==> flow/design.v <==
module geofence ( clk,reset,X,Y,valid,is_inside);
input clk;
input reset;
input [9:0] X;
input [9:0] Y;
output reg valid;
output is_inside;
reg [2:0]state, next_state;
parameter IDLE = 3'd0,
	  READ = 3'd1,
      SORTING = 3'd2,
	  CAL = 3'd3,
	  OUT = 3'd4,
      BUFFF = 3'd5;
reg [2:0] sort_cnt;
reg [2:0] cnt;
reg [9:0] tmp_x[0:5];
reg [9:0] tmp_y[0:5];
reg [9:0] target_x;
reg [9:0] target_y;
reg [2:0] sort_idx;
reg signed [10:0] buf1;
reg signed [10:0] buf2;
reg signed [21:0] tmp;
reg done;
wire signed [21:0]mul;
assign mul = buf1 * buf2;
reg [5:0] result;
assign is_inside = &result | &(~result);
always@(posedge clk or posedge reset)begin
    if(reset)
        state <= IDLE;
    else 
        state <= next_state;
end
always@(*)begin
    if(reset)
        next_state = IDLE;
    else begin
        case(state)
            IDLE:
                next_state = READ;
            READ:begin
                if(done == 1) next_state = SORTING;
                else next_state = READ;  
            end
            SORTING:begin
                if(sort_idx == 0) next_state = CAL;
                else next_state = SORTING;
            end
            CAL:begin
                if(sort_idx == 6) next_state = OUT;
                else next_state = CAL;
            end 
            OUT:
                next_state = BUFFF;
            BUFFF:
                next_state = READ; 
            default:    next_state = IDLE;
        endcase
    end 
end
always@(posedge clk or posedge reset)begin
    if(reset)begin
        cnt <= 0;
        done <= 0;
        sort_cnt <= 1;
        sort_idx <= 4;
        valid <= 0;
    end
    else begin
        if(next_state == READ) begin
            valid <= 0;
            case(cnt)
                0:begin
                    target_x <= X;
                    target_y <= Y;
                end
                1:begin
                    tmp_x[0] <= X;
                    tmp_y[0] <= Y;
                end
                2:begin
                    tmp_x[1] <= X;
                    tmp_y[1] <= Y;
                end
                3:begin
                    tmp_x[2] <= X;
                    tmp_y[2] <= Y;
                end
                4:begin
                    tmp_x[3] <= X;
                    tmp_y[3] <= Y;
                end
                5:begin
                    tmp_x[4] <= X;
                    tmp_y[4] <= Y;
                end
                6:begin
                    tmp_x[5] <= X;
                    tmp_y[5] <= Y;
                end
            endcase
            if(cnt < 6)
                cnt <= cnt + 1;
            else begin
                cnt <= 0;
                done <= 1;
            end
        end
        else if(next_state == SORTING)begin
            done <= 0;
            case(cnt)
                0:begin
                    buf1 <= tmp_x[sort_cnt] - tmp_x[0];         
                    cnt <= cnt + 1;
                end
                1:begin      
                    buf2 <= tmp_y[sort_cnt+1] - tmp_y[0];    
                    cnt <= cnt + 1;
                end
                2:begin
                    tmp <= mul;
                    buf2 <= tmp_y[sort_cnt] - tmp_y[0];    
                    cnt <= cnt + 1;
                end
                3:begin
                    buf1 <= tmp_x[sort_cnt+1] - tmp_x[0];
                    cnt <= cnt + 1;
                end
                4:begin
                    if(tmp > mul)begin
                        cnt <= 5;
                    end
                    else begin
                        if(sort_cnt == sort_idx) begin
                            sort_idx <= sort_idx - 1;
                            sort_cnt <= 1;
                        end
                        else 
                            sort_cnt <= sort_cnt + 1;
                        cnt <= 0;
                    end
                end
                5:begin
                    tmp_x[sort_cnt] <= tmp_x[sort_cnt+1];
                    tmp_x[sort_cnt+1] <= tmp_x[sort_cnt];
                    tmp_y[sort_cnt] <= tmp_y[sort_cnt+1];
                    tmp_y[sort_cnt+1] <= tmp_y[sort_cnt];
                    if(sort_cnt == sort_idx) begin
                        sort_idx <= sort_idx - 1;
                        sort_cnt <= 1;
                    end
                    else 
                        sort_cnt <= sort_cnt + 1;
                    cnt <= 0;
                end
            endcase
        end
        else if(next_state == CAL)begin
            case(cnt)
            0:begin
                buf1 <= tmp_x[sort_idx] - target_x;
            end
            1:begin
                if(sort_idx == 5)
                    buf2 <= tmp_y[0] - target_y;
                else
                    buf2 <= tmp_y[sort_idx+1] - target_y;
            end
            2:begin
                tmp <= mul;
                buf2 <= tmp_y[sort_idx] - target_y;
            end
            3:begin
                if(sort_idx == 5)
                    buf1 <= tmp_x[0] - target_x;
                else
                    buf1 <= tmp_x[sort_idx+1] - target_x;
             end
            4:begin
                result[sort_idx] <= (tmp > mul);
                sort_idx <= sort_idx + 1;
            end
            endcase
            if(cnt < 4)begin
                cnt <= cnt + 1;
            end
            else 
                cnt <= 0;
        end
        else if(next_state == OUT)begin
            sort_idx <= 4;
            sort_cnt <= 1;
            cnt <= 0;
            valid <= 1;
        end
    end
end
endmodule
Tool chain data of geofence
Tool output for the design above, in the order of the flow.
Line numbers count from 1 in the design file above.
Operators carry their Yosys type and port widths (W data, S select, Z words).
Library cell names are shortened.
{ "setup": {"top_module": "geofence", "clk_port": "clk", "lib": "sky130hd", "corner": "tt_025C_1v80"} }

After elaboration
Source: Yosys, flattened and elaborated. Widths are those after wreduce. Registers that Yosys merges into a memory's read port (data or address) are not register bits. Print and check cells do not count. Equal cells are merged and count once.
{ "op_classes": {"logic": 8, "shifts": 2, "eq_ne": 50, "multipliers": 1, "cmp": 3, "reduce_and_logical": 41, "add_sub_neg": 15, "n_mux": 156} }
{ "ops": {"columns": ["op", "count"], "rows": [
  ["$mux W10", 102],
  ["$pmux W10 S6", 8],
  ["$mul A11 B11 Y22", 1],
  ["$sub A10 B10 Y11", 10],
  ["$pmux W11 S2", 4],
  ["$mux W22", 3],
  ["$mux W11", 6],
  ["$mux W3", 20],
  ["$eq A3 B3 Y1 const B", 15],
  ["$eq A3 B2 Y1 const B", 14],
  ["$reduce_and A5 Y1", 8],
  ["$gt A22 B22 Y1", 1],
  ["$eq A3 B1 Y1 const B", 7],
  ["$reduce_bool A3 Y1", 7],
  ["$logic_not A3 Y1", 6],
  ["$pmux W3 S5", 1],
  ["$reduce_bool A2 Y1", 7],
  ["$reduce_and A4 Y1", 3],
  ["$not A6 Y6", 2],
  ["$reduce_and A6 Y1", 2],
  ["$pmux W3 S2", 2],
  ["$ne A2 B1 Y1 const B", 5],
  ["$add A3 B1 Y3 const B", 3],
  ["$reduce_and A3 Y1", 3],
  ["$pmux W3 S3", 1],
  ["$ne A2 B2 Y1 const B", 4],
  ["$mux W1", 8],
  ["$shift A1 B4 Y6", 1]
]} }
Not listed: further kinds 18, cells in them 22.
{ "word_totals": {"register_bits": 204, "input_bits": 22} }

Logic depth
Longest topological path by Yosys (ltp), each cell counted once; first at word level (registers and memories cut), then after technology mapping (sequential cells cut; the memories' decode and read muxes count).
{ "logic_depth": {"depth_word": 13, "abc_area": 0, "depth_mapped": 30} }

After synthesis
Yosys stat after the flow's synthesis: flattened, memories mapped to cells. It holds for the ABC_AREA given above (unset counts as 0); a run with the other value may have another netlist.
{ "synth_totals": {"stdcells": 2234, "synth_area_um2": 19794.0, "sequential_area_um2": 6134.6, "ff_cells": 207} }
{ "by_type": {"columns": ["type", "count"], "rows": [
  ["edfxtp_1", 190],
  ["fa_1", 121],
  ["ha_1", 133],
  ["nand2_1", 441],
  ["a31oi_1", 157],
  ["inv_1", 237],
  ["mux2_2", 69],
  ["a21oi_1", 102],
  ["nor2_1", 131],
  ["clkbuf_1", 122],
  ["a221oi_1", 46],
  ["a222oi_1", 40],
  ["and2_1", 64],
  ["xnor2_1", 42],
  ["dfrtp_1", 14],
  ["o21ai_0", 43],
  ["a22o_1", 23],
  ["a21o_1", 26]
]} }
Not listed: further types 47, cells in them 233.

Path before layout
OpenSTA on the mapped netlist: ideal clock, no wires. The path of least setup slack (recovery checks aside). Input and output delay are each 20% of the period. Register names are those of the netlist, which keeps one name where synthesis merged equal registers.
{ "synth_timing": {"path_type": "register to register", "start": "reg buf1[5]", "end": "reg sort_cnt[1]", "t_first_pin_ns": 0.000, "arrival_time_ns": 6.650, "clock_period_ns": 8.0, "stages": 29, "path_buffers": 1, "setup_ns": 0.121, "path_slack_ns": 1.229, "path_delay_ns": 6.771, "synth_period_reached_ns": 6.771} }
"path_delay_ns" is the arrival time less input delay plus setup time.
"stages" counts driving pins, that of a launching flip-flop among them; a cell with two outputs on the path counts twice.
"synth_period_reached_ns" = period - worst setup slack (recovery checks aside). The figure is calculated, with input and output delays left at 20% of the set period.
The rows between start and end are the longest chain of elaborated cells between them; the timing report does not say that the signal goes this way. Where chains are equally long, one stands for them.
Each line given opens the expression or statement behind the cell; cells for indexed reads and writes are added by Yosys, which also makes memories of some case tables.
At most two assigning lines are given for a register; there are more.
{ "synth_between": {"path_cell_list": "edfxtp_1 -> clkbuf_1 -> and2_1 -> fa_1 -> inv_1 -> fa_1 -> inv_1 -> fa_1 -> fa_1 -> inv_1 -> fa_1 -> inv_1 -> ha_1 -> a21o_1 -> a21oi_1 -> nand2_1 -> o211ai_1 -> a31oi_1 -> a21o_1 -> a21o_1 -> xnor2_1 -> ha_1 -> nand4_1 -> nor4_1 -> a221oi_1 -> a21oi_1 -> nor2_1 -> o211a_1 -> a22o_1", "elab_chain_len": 5, "cells_between": 7, "classes_between": "1 x mul; 1 x compare; 1 x eq/ne; 3 x mux; 1 x reduce/logical"} }
{ "synth_rtl": {"columns": ["element", "line", "source"], "rows": [
  ["start, declared", 22, "reg signed [10:0] buf1;"],
  ["start, assigned", 115, "buf1 <= tmp_x[sort_cnt] - tmp_x[0];"],
  ["start, assigned", 128, "buf1 <= tmp_x[sort_cnt+1] - tmp_x[0];"],
  ["$mul A11 B11 Y22", 27, "assign mul = buf1 * buf2;"],
  ["$gt A22 B22 Y1", 132, "if(tmp > mul)begin"],
  ["$mux W3", 132, null],
  ["$pmux W3 S2", 113, "case(cnt)"],
  ["$mux W3", 111, "else if(next_state == SORTING)begin"],
  ["end, assigned", 141, "sort_cnt <= sort_cnt + 1;"],
  ["end, assigned", 155, "sort_cnt <= sort_cnt + 1;"],
  ["end, declared", 15, "reg [2:0] sort_cnt;"]
]} }

Path in the finished layout
From the final timing report of stored run 1: the path of least setup slack in the routed layout; clock arrival at registers is part of the times.
{ "layout_timing": {"path_type": "register to register", "start": "reg buf1[3]", "end": "reg sort_idx[2]", "path_slack_ns": 0.10, "clock_period_ns": 6.95, "setup_ns": 0.07, "path_buffers": 2, "t_first_pin_ns": 0.54, "stages": 30, "arrival_time_ns": 7.31} }
The rows between start and end are the longest chain of elaborated cells between them; the timing report does not say that the signal goes this way. Where chains are equally long, one stands for them.
At most two assigning lines are given for a register; there are more.
{ "layout_between": {"path_cell_list": "edfxtp_1 -> and2_4 -> fa_1 -> inv_2 -> fa_1 -> inv_1 -> fa_1 -> fa_1 -> inv_1 -> fa_1 -> inv_2 -> ha_4 -> buf_4 -> o2111ai_1 -> nand2_1 -> o211ai_1 -> a31oi_2 -> a21o_1 -> a21o_1 -> xnor2_2 -> ha_1 -> nand4_1 -> nor4_4 -> nand2_1 -> o21ai_2 -> a21oi_4 -> o211ai_1 -> buf_4 -> nor2b_4 -> mux2i_1", "elab_chain_len": 5, "cells_between": 7, "classes_between": "1 x mul; 1 x compare; 1 x eq/ne; 3 x mux; 1 x reduce/logical"} }
{ "layout_rtl": {"columns": ["element", "line", "source"], "rows": [
  ["start, declared", 22, "reg signed [10:0] buf1;"],
  ["start, assigned", 115, "buf1 <= tmp_x[sort_cnt] - tmp_x[0];"],
  ["start, assigned", 128, "buf1 <= tmp_x[sort_cnt+1] - tmp_x[0];"],
  ["$mul A11 B11 Y22", 27, "assign mul = buf1 * buf2;"],
  ["$gt A22 B22 Y1", 132, "if(tmp > mul)begin"],
  ["$mux W3", 132, null],
  ["$pmux W3 S2", 113, "case(cnt)"],
  ["$mux W3", 111, "else if(next_state == SORTING)begin"],
  ["end, assigned", 137, "sort_idx <= sort_idx - 1;"],
  ["end, assigned", 151, "sort_idx <= sort_idx - 1;"],
  ["end, declared", 21, "reg [2:0] sort_idx;"]
]} }

Lab notebook: geofence

Measured data: module geofence, platform sky130hd, 5 stored runs of the flow under differing settings, order arbitrary. Input and output delays are each 20% of the period that was set; the output load is 0.01 pF.
"achievedPeriod_ns" means the clock period less the worst setup slack. The figure is calculated, with input and output delays left at 20% of the set period.
"worstPathTime_ns" is the time allowed to the run's worst setup path (the clock period less input and output delay, where it has them) less its slack. Clock arrival times count: a late capture clock shortens it, a late launch clock lengthens it.
"final_power_mw" is the tool's figure for a default switching activity; nothing was simulated.
[
  {
    "run": "stored run 1",
    "settings": { "CAP_MARGIN": 30, "CORE_ASPECT_RATIO": 0.52, "CORE_UTILIZATION": 30, "CTS_CLUSTER_DIAMETER": 304, "CTS_CLUSTER_SIZE": 19, "GPL_ROUTABILITY_DRIVEN": 1, "HOLD_SLACK_MARGIN": 0.11, "MAX_ROUTING_LAYER": "met5", "MIN_ROUTING_LAYER": "met1", "PLACE_DENSITY_LB_ADDON": 0.27, "SETUP_SLACK_MARGIN": 1.12, "SLEW_MARGIN": 5, "TNS_END_PERCENT": 30, "period_ns": 6.95, "CORE_MARGIN": 2 },
    "results": { "synthesis_area_um2": 19794.0, "final_setup_ws_ns": 0.097, "finalCellArea_um2": 22282.6, "final_power_mw": 12.925, "fin_tns_ns": 0.000, "design_die_area_um2": 68162.5, "timing.hold.ws_ns": 0.550, "final_util_frac": 0.344, "achievedPeriod_ns": 6.853, "worstPathTime_ns": 6.85, "critical_path_kind": "register to register" }
  },
  {
    "run": "stored run 2",
    "settings": { "CORE_UTILIZATION": 32, "period_ns": 7.4, "CAP_MARGIN": 20, "CORE_MARGIN": 2, "SLEW_MARGIN": 20 },
    "results": { "synthesis_area_um2": 19794.0, "final_setup_ws_ns": 0.354, "finalCellArea_um2": 22117.5, "final_power_mw": 11.547, "fin_tns_ns": 0.000, "design_die_area_um2": 63862.3, "timing.hold.ws_ns": 0.515, "final_util_frac": 0.36, "achievedPeriod_ns": 7.046, "worstPathTime_ns": 7.05, "critical_path_kind": "register to register" }
  },
  {
    "run": "stored run 3",
    "settings": { "period_ns": 5.14, "CAP_MARGIN": 20, "CORE_MARGIN": 2, "CORE_UTILIZATION": 40, "SLEW_MARGIN": 20 },
    "results": { "synthesis_area_um2": 19794.0, "final_setup_ws_ns": -1.662, "finalCellArea_um2": 23069.6, "final_power_mw": 18.227, "fin_tns_ns": -22.199, "design_die_area_um2": 51279.6, "timing.hold.ws_ns": 0.505, "final_util_frac": 0.472, "achievedPeriod_ns": 6.802, "worstPathTime_ns": 6.80, "critical_path_kind": "register to register" }
  },
  {
    "run": "stored run 4",
    "settings": { "CORE_UTILIZATION": 44, "CTS_CLUSTER_SIZE": 97, "GPL_TIMING_DRIVEN": 0, "MAX_ROUTING_LAYER": "met5", "PLACE_DENSITY": 0.59, "TNS_END_PERCENT": 60, "period_ns": 4.19, "CAP_MARGIN": 20, "CORE_MARGIN": 2, "SLEW_MARGIN": 20 },
    "results": { "synthesis_area_um2": 19794.0, "final_setup_ws_ns": -2.846, "finalCellArea_um2": 24412.2, "final_power_mw": 24.374, "fin_tns_ns": -47.750, "design_die_area_um2": 46699.2, "timing.hold.ws_ns": 0.552, "final_util_frac": 0.551, "achievedPeriod_ns": 7.036, "worstPathTime_ns": 7.04, "critical_path_kind": "register to register" }
  },
  {
    "run": "stored run 5",
    "settings": { "period_ns": 8.0, "CAP_MARGIN": 20, "CORE_MARGIN": 2, "CORE_UTILIZATION": 40, "SLEW_MARGIN": 20 },
    "results": { "synthesis_area_um2": 19794.0, "final_setup_ws_ns": 0.718, "finalCellArea_um2": 21610.7, "final_power_mw": 10.356, "fin_tns_ns": 0.000, "design_die_area_um2": 51279.6, "timing.hold.ws_ns": 0.484, "final_util_frac": 0.442, "achievedPeriod_ns": 7.282, "worstPathTime_ns": 7.28, "critical_path_kind": "register to register" }
  }
]
